==> flow/design.v <==
module div 
	#(
		parameter W=32,
					 CBIT=6		 
	 )
	(
		input wire clk, reset, str_trg,
		input wire [W-1:0] dvsr, dvnd,
		output reg ready, done_trg,
		output wire [W-1:0] quo,rmd
	);
	localparam [1:0]
		idle = 2'b00,
		op = 2'b01,
		last = 2'b10,
		done = 2'b11;
	reg [1:0] state_reg, state_next;
	reg [W-1:0] rh_reg, rh_next, rl_reg, rl_next, rh_tmp, d_reg, d_next;
	reg [CBIT-1:0] n_reg, n_next;
	reg q_bit, start;
	always @ (posedge clk, posedge reset)
		if (reset)
		begin
			state_reg<=idle;
			rh_reg<=0;
			rl_reg<=0;
			d_reg<=0;
			n_reg<=0;
		end
		else
		begin
			state_reg<=state_next;
			rh_reg<=rh_next;
			rl_reg<=rl_next;
			d_reg<=d_next;
			n_reg<=n_next;
		end
		always @*
		begin
			start = str_trg;
			state_next = state_reg;
			ready = 1'b0;
			done_trg = 1'b0;
			rh_next = rh_reg;
			rl_next = rl_reg;
			d_next = d_reg;
			n_next = n_reg;
			case (state_reg)
				idle:
				begin
					ready = 1'b1;
					if (start)
					begin
						rh_next = 0;
						rl_next = dvnd;   
						d_next = dvsr;    
						n_next = W+1;     
						state_next = op;
					end
				end
				op:
				begin
					rl_next  = {rl_reg[W-2:0], q_bit};
					rh_next = {rh_tmp[W-2:0], rl_reg[W-1]};
					n_next = n_reg-1;
					if (n_next==1)
						state_next = last;
				end
				last:  
				begin
					rl_next = {rl_reg[W-2:0], q_bit};
					rh_next = rh_tmp;
					state_next = done;
				end
				done:
				begin
					done_trg = 1'b1;
					state_next = idle;
				end
				default: state_next = idle;
			endcase
		end
		always @*
			if (rh_reg >= d_reg)
			begin
				rh_tmp = rh_reg - d_reg;
				q_bit=1'b1;
			end
			else
			begin
				rh_tmp = rh_reg;
				q_bit = 1'b0;
			end
		assign quo = rl_reg;
		assign rmd = rh_reg;
endmodule
module div_avalon
	#(
		parameter W     = 32,
				  CBIT  = 6		 
	 )
	(
		input wire clk, reset,
		input wire [2:0] div_address,
		input wire div_chipselect,
		input wire div_write,
		input wire [W-1:0] div_writedata,
		output wire [W-1:0] div_readdata,
		output wire div_irq,
		output wire div_rdy
	);
    localparam [2:0]
        SET_DIVIDEND  = 3'h0,
        SET_DIVISOR   = 3'h1,
        START         = 3'h2,
        GET_QUOTIENT  = 3'h3,
        GET_REMAINDER = 3'h4,
        GET_READY     = 3'h5,
        DONE_TRG      = 3'h6;
	wire div_start, div_ready, set_done_trg, clr_done_trg;
	reg [W-1:0] dvnd_reg, dvsr_reg;
	reg done_trg_reg;
	wire [W-1:0] quo, rmd;
	wire wr_en, wr_dvnd, wr_dvsr;
	div #(.W(32), .CBIT(6)) d1
		 ( .clk(clk), .reset(reset), .str_trg(div_start), .dvsr(dvsr_reg), .dvnd(dvnd_reg),   
		   .ready(div_ready), .done_trg(set_done_trg), .quo(quo), .rmd(rmd));         
	always @ (posedge clk, posedge reset)
	begin
		if (reset)
		begin
			dvnd_reg <= 0;
			dvsr_reg <= 0;
			done_trg_reg <= 0;
		end
		else
		begin
			if (wr_dvnd)
				dvnd_reg <= div_writedata;
			if (wr_dvsr)
				dvsr_reg <= div_writedata;
			if (set_done_trg)
				done_trg_reg <= 1'b1;
			else if (clr_done_trg)
				done_trg_reg <= 1'b0;
		end
	end
	assign wr_en = div_write & div_chipselect;
	assign wr_dvnd = (div_address == SET_DIVIDEND) & wr_en;
	assign wr_dvsr = (div_address == SET_DIVISOR) & wr_en;
	assign div_start = (div_address == START) & wr_en;
	assign clr_done_trg = (div_address == DONE_TRG) & wr_en;
	assign div_readdata = (div_address == GET_QUOTIENT) ? quo :
								 (div_address == GET_REMAINDER) ? rmd :
								 (div_address == GET_READY) ? {31'b0, div_ready} : {31'b0, done_trg_reg};
	assign div_rdy = div_ready;
	assign div_irq = done_trg_reg;
endmodule
### Tool chain data of div_avalon

Tool output for the design above before and after an edit, in the order of the flow.
Lines under "unedited" count in the file above, lines under "edited" in the edited file.
"difference": "edited" minus "unedited" as printed here.
The mark - stands for no value.

| design | value |
|---|---|
| top | div_avalon |
| clock port | clk |
| cell library | sky130hd |
| library corner | tt_025C_1v80 |

### The edit

The edit as a unified diff against the file above.
The edit is scripted: it alters the design's behaviour and was not made to optimise anything.

```diff
@@ -123,7 +123,15 @@
 	wire [W-1:0] quo, rmd;
 	wire wr_en, wr_dvnd, wr_dvsr;
+	wire set_done_trg_a, set_done_trg_b;
+	wire div_ready_a, div_ready_b;
+	wire [W-1:0] quo_a, quo_b;
 	div #(.W(32), .CBIT(6)) d1
 		 ( .clk(clk), .reset(reset), .str_trg(div_start), .dvsr(dvsr_reg), .dvnd(dvnd_reg),   
-		   .ready(div_ready), .done_trg(set_done_trg), .quo(quo), .rmd(rmd));         
+		   .ready(div_ready_a), .done_trg(set_done_trg_a), .quo(quo_a), .rmd(rmd));         
+	div #(.W(32), .CBIT(6)) d1_x (.clk(clk), .reset(reset), .str_trg(div_start), .dvsr(~dvsr_reg),
+	    .dvnd(dvnd_reg), .ready(div_ready_b), .done_trg(set_done_trg_b), .quo(quo_b));
+	assign set_done_trg = set_done_trg_a ^ set_done_trg_b;
+	assign div_ready = div_ready_a ^ div_ready_b;
+	assign quo = quo_a ^ quo_b;
 	always @ (posedge clk, posedge reset)
 	begin
```

### Word level

Yosys after proc, flatten, opt, wreduce and memory -nomap, before mapping. Memory bits, and registers merged into a memory's read port (data or address), are not among the register bits. Print and check cells are not counted. Equal cells are merged and count once.

Bit counts:

| element | unedited | edited | difference |
|---|---|---|---|
| register bits | 169 | 273 | +104 |
| latch bits | 0 | 0 | 0 |
| RAM bits | 0 | 0 | 0 |
| bits in read-only memories | 0 | 0 | 0 |
| word width x clocked read ports | 0 | 0 | 0 |
| memories kept | 0 | 0 | 0 |
| bits of input ports | 39 | 39 | 0 |
| output and inout port bits | 34 | 34 | 0 |
| cells after elaboration | 65 | 109 | +44 |

Cells by class:

| element | unedited | edited | difference |
|---|---|---|---|
| $add $sub $neg | 2 | 4 | +2 |
| multiply operators | 0 | 0 | 0 |
| div/mod/pow operators | 0 | 0 | 0 |
| magnitude comparators | 1 | 2 | +1 |
| equality and inequality tests | 13 | 20 | +7 |
| shifts and indexed selects | 0 | 0 | 0 |
| mux-type cells | 20 | 31 | +11 |
| bitwise logic cells | 8 | 15 | +7 |
| reductions and logical operators | 12 | 22 | +10 |

Operators by type and width:

| cell | unedited | edited | difference |
|---|---|---|---|
| 2-bit AND reduction | 4 | 8 | +4 |
| 32-bit 2-to-1 mux | 7 | 10 | +3 |
| 1-bit NOT | 3 | 6 | +3 |
| 2-bit equality test with constant B | 2 | 4 | +2 |
| 2-bit by 1-bit != test with 1-bit output with constant B | 2 | 4 | +2 |
| 1-bit parallel mux with 2-bit select | 2 | 4 | +2 |
| 2-bit OR reduction | 2 | 4 | +2 |
| 3-bit OR reduction | 2 | 4 | +2 |
| 1-bit bitwise XOR | 0 | 2 | +2 |
| 1-bit 2-to-1 mux | 4 | 5 | +1 |
| 2-bit 2-to-1 mux | 2 | 3 | +1 |
| 2-bit by 1-bit equality test with 1-bit output with constant B | 1 | 2 | +1 |
| 6-bit by 1-bit equality test with 1-bit output with constant B | 1 | 2 | +1 |
| 32-bit >= comparator | 1 | 2 | +1 |
| 2-bit logical NOT | 1 | 2 | +1 |
| 2-bit != test with constant B | 1 | 2 | +1 |
| 2-bit parallel mux with 4-bit select | 1 | 2 | +1 |
| 32-bit parallel mux with 2-bit select | 1 | 2 | +1 |
| 32-bit parallel mux with 3-bit select | 1 | 2 | +1 |
| 6-bit parallel mux with 2-bit select | 1 | 2 | +1 |
| 3-bit AND reduction | 1 | 2 | +1 |
| 32-bit subtractor | 1 | 2 | +1 |
| 6-bit by 1-bit subtractor with 6-bit output with constant B | 1 | 2 | +1 |
| 32-bit NOT | 0 | 1 | +1 |
| 32-bit bitwise XOR | 0 | 1 | +1 |

Operator kinds equal on both sides are left out: 7.

### Logic depth

Depth = most cells in a row (Yosys ltp): at word level without a register or memory, in the mapped netlist without a sequential cell, where the memories' decode and read muxes count.

Logic depth:

| element | unedited | edited | difference |
|---|---|---|---|
| depth in word-level cells | 6 | 7 | +1 |
| ABC_AREA | 0 | 0 | - |
| gate-level depth with buffers | 14 | 15 | +1 |
| gate-level depth less buffers | 12 | 13 | +1 |

### Synthesis result

Source: synth_stat.txt of the flow (Yosys; design flattened, memories mapped). It holds for the ABC_AREA given above (unset counts as 0); a run with the other value may have another netlist.

Synthesis totals:

| element | unedited | edited | difference |
|---|---|---|---|
| cell count | 909 | 1741 | +832 |
| synthesis area (mm²) | 0.0094516 | 0.0165033 | +0.0070517 |
| sequential part of the area (mm²) | 0.0042804 | 0.0069342 | +0.0026538 |
| flip-flop cells | 171 | 277 | +106 |
| buffers | 49 | 90 | +41 |

Cells by type:

| cell | unedited | edited | difference |
|---|---|---|---|
| sky130_fd_sc_hd__nand2_1 | 82 | 217 | +135 |
| sky130_fd_sc_hd__dfrtp_1 | 170 | 275 | +105 |
| sky130_fd_sc_hd__o21ai_0 | 77 | 182 | +105 |
| sky130_fd_sc_hd__nor2_1 | 39 | 92 | +53 |
| sky130_fd_sc_hd__xnor2_1 | 15 | 65 | +50 |
| sky130_fd_sc_hd__inv_1 | 48 | 95 | +47 |
| sky130_fd_sc_hd__mux2i_1 | 45 | 83 | +38 |
| sky130_fd_sc_hd__ha_1 | 34 | 68 | +34 |
| sky130_fd_sc_hd__a21oi_1 | 46 | 78 | +32 |
| sky130_fd_sc_hd__clkbuf_1 | 35 | 65 | +30 |
| sky130_fd_sc_hd__a22o_1 | 32 | 7 | -25 |
| sky130_fd_sc_hd__nand3_1 | 9 | 31 | +22 |
| sky130_fd_sc_hd__o21a_1 | 6 | 23 | +17 |
| sky130_fd_sc_hd__nor3_1 | 9 | 23 | +14 |
| sky130_fd_sc_hd__a221oi_1 | 3 | 17 | +14 |
| sky130_fd_sc_hd__xor2_1 | 10 | 21 | +11 |
| sky130_fd_sc_hd__a31oi_1 | 5 | 15 | +10 |
| sky130_fd_sc_hd__a21o_1 | 18 | 27 | +9 |

Cell types equal on both sides are left out: 12.
Not every row of either side is listed.
By module: a second synthesis without flattening, with its own total; a netlist apart from the flattened one above.

Unflattened totals:

| element | unedited | edited | difference |
|---|---|---|---|
| cell total of the unflattened synthesis | 939 | 1786 | +847 |
| area total of the unflattened synthesis (mm²) | 0.0095479 | 0.0165897 | +0.0070418 |

Rows give one instance, submodules left out.

Modules, unedited:

| module | instances | cells | area (mm²) | sequential area (mm²) |
|---|---|---|---|---|
| div | 1 | 748 | 0.0065988 | 0.0026538 |
| div_avalon | 1 | 191 | 0.0029491 | 0.0016266 |

Modules, edited:

| module | instances | cells | area (mm²) | sequential area (mm²) |
|---|---|---|---|---|
| div | 2 | 748 | 0.0065988 | 0.0026538 |
| div_avalon | 1 | 290 | 0.003392 | 0.0016266 |

### Path before layout

OpenSTA on the mapped netlist: ideal clock, no wires. The path of least setup slack (recovery checks aside). Input and output delay are each 20% of the period. Register names are those of the netlist, which keeps one name where synthesis merged equal registers.

Timing path after synthesis:

| element | unedited | edited | difference |
|---|---|---|---|
| path kind | input -> register | register -> register | - |
| start | input div_address[1] | register d1_x.d_reg[0] | - |
| end | register d1.rh_reg[30] | register d1_x.rh_reg[12] | - |
| clock period (ps) | 5000 | 5000 | 0 |
| input delay (ps) | 1000 | - | - |
| setup time (ps) | 128 | 126 | -2 |
| time at the first pin (ps) | 1000 | 0 | -1000 |
| data arrival time (ps) | 2950 | 3023 | +73 |
| required time (ps) | 4872 | 4874 | +2 |
| path slack (ps) | 1923 | 1851 | -72 |
| path delay (ps) | 2078 | 3149 | +1071 |
| stages | 9 | 15 | +6 |
| path buffers | 2 | 2 | 0 |
| synthesis period reached (ps) | 3077 | 3149 | +72 |

"path delay" = arrival - input delay + setup time.
"stages" counts driving pins, that of a launching flip-flop among them; a cell with two outputs on the path counts twice.
"synthesis period reached" = period - worst setup slack (recovery checks aside). The figure is calculated, with input and output delays left at 20% of the set period.
The rows between start and end are the longest chain of elaborated cells between them; the timing report does not say that the signal goes this way. Where chains are equally long, one stands for them.
A line is the first line of the expression or statement that the cell stems from. Yosys adds cells for indexed reads and writes and turns some case tables into memories.

| between the ends, after synthesis, unedited | value |
|---|---|
| cell sequence | sky130_fd_sc_hd__clkbuf_1 -> sky130_fd_sc_hd__nand4b_1 -> sky130_fd_sc_hd__nand2b_1 -> sky130_fd_sc_hd__a21oi_1 -> sky130_fd_sc_hd__clkinv_1 -> sky130_fd_sc_hd__a21o_1 -> sky130_fd_sc_hd__buf_2 -> sky130_fd_sc_hd__a222oi_1 -> sky130_fd_sc_hd__nand2_1 |
| cells in the longest elaborated chain | 4 |
| elaborated cells between the ends (all ways) | 6 |
| source lines of those cells | 3 |
| those cells by class | eq/ne: 2; mux: 2; logic: 1; reduce/logical: 1 |

Ends and longest elaborated chain, after synthesis, unedited:

| element | line | RTL |
|---|---|---|
| start, declared | 104 | `input wire [2:0] div_address,` |
| 3-bit by 2-bit equality test with 1-bit output | 151 | `assign div_start = (div_address == START) & wr_en;` |
| 1-bit AND | 151 |  |
| 32-bit 2-to-1 mux | 52 | `if (start)` |
| 32-bit parallel mux with 3-bit select | 48 | `case (state_reg)` |
| end, assigned | 25 | `rh_reg<=0;` |
| end, assigned | 33 | `rh_reg<=rh_next;` |
| end, declared | 18 | `reg [W-1:0] rh_reg, rh_next, rl_reg, rl_next, rh_tmp, d_reg, d_next;` |

| between the ends, after synthesis, edited | value |
|---|---|
| cell sequence | sky130_fd_sc_hd__dfrtp_1 -> sky130_fd_sc_hd__ha_1 -> sky130_fd_sc_hd__fa_1 -> sky130_fd_sc_hd__and2b_1 -> sky130_fd_sc_hd__o211ai_2 -> sky130_fd_sc_hd__a31oi_2 -> sky130_fd_sc_hd__nor4_1 -> sky130_fd_sc_hd__or2_1 -> sky130_fd_sc_hd__a211oi_2 -> sky130_fd_sc_hd__o21a_1 -> sky130_fd_sc_hd__buf_6 -> sky130_fd_sc_hd__buf_6 -> sky130_fd_sc_hd__mux2i_1 -> sky130_fd_sc_hd__nor2_1 -> sky130_fd_sc_hd__a221o_1 |
| cells in the longest elaborated chain | 3 |
| elaborated cells between the ends (all ways) | 4 |
| source lines of those cells | 3 |
| those cells by class | add/sub: 1; compare: 1; mux: 2 |

Ends and longest elaborated chain, after synthesis, edited:

| element | line | RTL |
|---|---|---|
| start, declared | 18 | `reg [W-1:0] rh_reg, rh_next, rl_reg, rl_next, rh_tmp, d_reg, d_next;` |
| start, assigned | 27 | `d_reg<=0;` |
| start, assigned | 35 | `d_reg<=d_next;` |
| 32-bit subtractor | 86 | `rh_tmp = rh_reg - d_reg;` |
| 32-bit 2-to-1 mux | 84 | `if (rh_reg >= d_reg)` |
| 32-bit parallel mux with 3-bit select | 48 | `case (state_reg)` |
| end, assigned | 25 | `rh_reg<=0;` |
| end, assigned | 33 | `rh_reg<=rh_next;` |
| end, declared | 18 |  |

### Timing after layout

From the final timing report of each run of pair 1: the path of least setup slack in the routed layout; clock arrival at registers is part of the times.
The report prints the path's times to 10 ps; the period is as set.

Timing path post-layout:

| element | unedited | edited | difference |
|---|---|---|---|
| path kind | input -> output | register -> output | - |
| start | input div_address[2] | register d1_x.state_reg | - |
| end | output div_readdata[12] | output div_readdata[0] | - |
| clock period (ps) | 5000 | 5000 | 0 |
| input delay (ps) | 1000 | - | - |
| output delay (ps) | 1000 | 1000 | 0 |
| time at the first pin (ps) | 1000 | 530 | -470 |
| data arrival time (ps) | 3090 | 3270 | +180 |
| required time (ps) | 4000 | 4000 | 0 |
| path slack (ps) | 910 | 730 | -180 |
| stages | 6 | 6 | 0 |
| path buffers | 3 | 1 | -2 |

An end named without its bit number is one bit of that signal or, where synthesis recoded a state register, one of its new flip-flops.
The rows between start and end are the longest chain of elaborated cells between them; the timing report does not say that the signal goes this way. Where chains are equally long, one stands for them.

| between the ends, post-layout, unedited | value |
|---|---|
| cell sequence | sky130_fd_sc_hd__clkdlybuf4s50_1 -> sky130_fd_sc_hd__inv_1 -> sky130_fd_sc_hd__nor3_2 -> sky130_fd_sc_hd__buf_4 -> sky130_fd_sc_hd__a22o_1 -> sky130_fd_sc_hd__clkdlybuf4s50_1 |
| cells in the longest elaborated chain | 3 |
| elaborated cells between the ends (all ways) | 4 |
| source lines of those cells | 2 |
| those cells by class | eq/ne: 2; mux: 2 |

Ends and longest elaborated chain, post-layout, unedited:

| element | line | RTL |
|---|---|---|
| start, declared | 104 | `input wire [2:0] div_address,` |
| 3-bit equality test | 154 | `(div_address == GET_REMAINDER) ? rmd :` |
| 32-bit 2-to-1 mux | 154 |  |
| 32-bit 2-to-1 mux | 153 | `assign div_readdata = (div_address == GET_QUOTIENT) ? quo :` |
| end, declared | 108 | `output wire [W-1:0] div_readdata,` |

| between the ends, post-layout, edited | value |
|---|---|
| cell sequence | sky130_fd_sc_hd__dfrtp_1 -> sky130_fd_sc_hd__nor3_1 -> sky130_fd_sc_hd__xor2_1 -> sky130_fd_sc_hd__a211oi_1 -> sky130_fd_sc_hd__o32ai_1 -> sky130_fd_sc_hd__clkdlybuf4s50_1 |
| cells in the longest elaborated chain | 7 |
| elaborated cells between the ends (all ways) | 10 |
| source lines of those cells | 5 |
| those cells by class | eq/ne: 3; mux: 4; logic: 1; reduce/logical: 2 |

Ends and longest elaborated chain, post-layout, edited:

| element | line | RTL |
|---|---|---|
| start, declared | 17 | `reg [1:0] state_reg, state_next;` |
| start, assigned | 24 | `state_reg<=idle;` |
| start, assigned | 32 | `state_reg<=state_next;` |
| 2-bit equality test | 48 | `case (state_reg)` |
| 3-bit OR reduction | - |  |
| 1-bit parallel mux with 2-bit select | 48 |  |
| 1-bit bitwise XOR | 134 | `assign div_ready = div_ready_a ^ div_ready_b;` |
| 1-bit 2-to-1 mux | 163 | `(div_address == GET_READY) ? {31'b0, div_ready} : {31'b0, done_trg_reg};` |
| 32-bit 2-to-1 mux | 162 | `(div_address == GET_REMAINDER) ? rmd :` |
| 32-bit 2-to-1 mux | 161 | `assign div_readdata = (div_address == GET_QUOTIENT) ? quo :` |
| end, declared | 108 | `output wire [W-1:0] div_readdata,` |

### Flow runs

Both versions went through the flow (Yosys, OpenROAD) with the same settings in each pair. Constraints: input delay and output delay 20% of the set period each, output load 0.01 pF.

| flow settings, pair 1 | value |
|---|---|
| CORE_UTILIZATION | 40 |
| period_ns | 5.0 |
| CAP_MARGIN | 20 |
| CORE_MARGIN | 2 |
| SLEW_MARGIN | 20 |

Measured results, pair 1:

| element | unedited | edited | difference |
|---|---|---|---|
| chip area in the Yosys report (mm²) | 0.0094516 | 0.0165033 | +0.0070517 |
| full die area (mm²) | 0.024874 | 0.0428987 | +0.0180247 |
| standard-cell area of the final layout (mm²) | 0.0111132 | 0.0190908 | +0.0079776 |
| utilization after layout (%) | 47.6 | 46.9 | -0.7 |
| worst setup slack after layout (ps) | 911 | 731 | -180 |
| post-route setup TNS (ps) | 0 | 0 | 0 |
| worst hold slack in the final report (ps) | 498 | 481 | -17 |
| total power after layout (W) | 0.007045 | 0.007059 | +0.000014 |
| period achieved (ps) | 4089 | 4269 | +180 |

| flow settings, pair 2 | value |
|---|---|
| CAP_MARGIN | 0 |
| CELL_PAD_IN_SITES_DETAIL_PLACEMENT | 1 |
| CELL_PAD_IN_SITES_GLOBAL_PLACEMENT | 0 |
| CORE_ASPECT_RATIO | 1.4 |
| CORE_UTILIZATION | 38 |
| GPL_ROUTABILITY_DRIVEN | 0 |
| GPL_TIMING_DRIVEN | 1 |
| MAX_ROUTING_LAYER | met4 |
| MIN_ROUTING_LAYER | met1 |
| PLACE_DENSITY | 0.67 |
| SETUP_SLACK_MARGIN | 1.65 |
| SLEW_MARGIN | 0 |
| TNS_END_PERCENT | 65 |
| period_ns | 5.6 |
| CORE_MARGIN | 2 |

Measured results, pair 2:

| element | unedited | edited | difference |
|---|---|---|---|
| chip area in the Yosys report (mm²) | 0.0094516 | 0.0165033 | +0.0070517 |
| full die area (mm²) | 0.0261682 | 0.045137 | +0.0189688 |
| standard-cell area of the final layout (mm²) | 0.011172 | 0.0189206 | +0.0077486 |
| utilization after layout (%) | 45.4 | 44.0 | -1.4 |
| worst setup slack after layout (ps) | 1728 | 1641 | -87 |
| post-route setup TNS (ps) | 0 | 0 | 0 |
| worst hold slack in the final report (ps) | 506 | 482 | -24 |
| total power after layout (W) | 0.006407 | 0.00598 | -0.000427 |
| period achieved (ps) | 3872 | 3959 | +87 |

By "period achieved" is meant the clock period of the run minus its worst setup slack. This is arithmetic on one report: input and output delays are still those of the set period (20% each).
"total power after layout": no workload was simulated; the value follows from the tool's default switching activity.
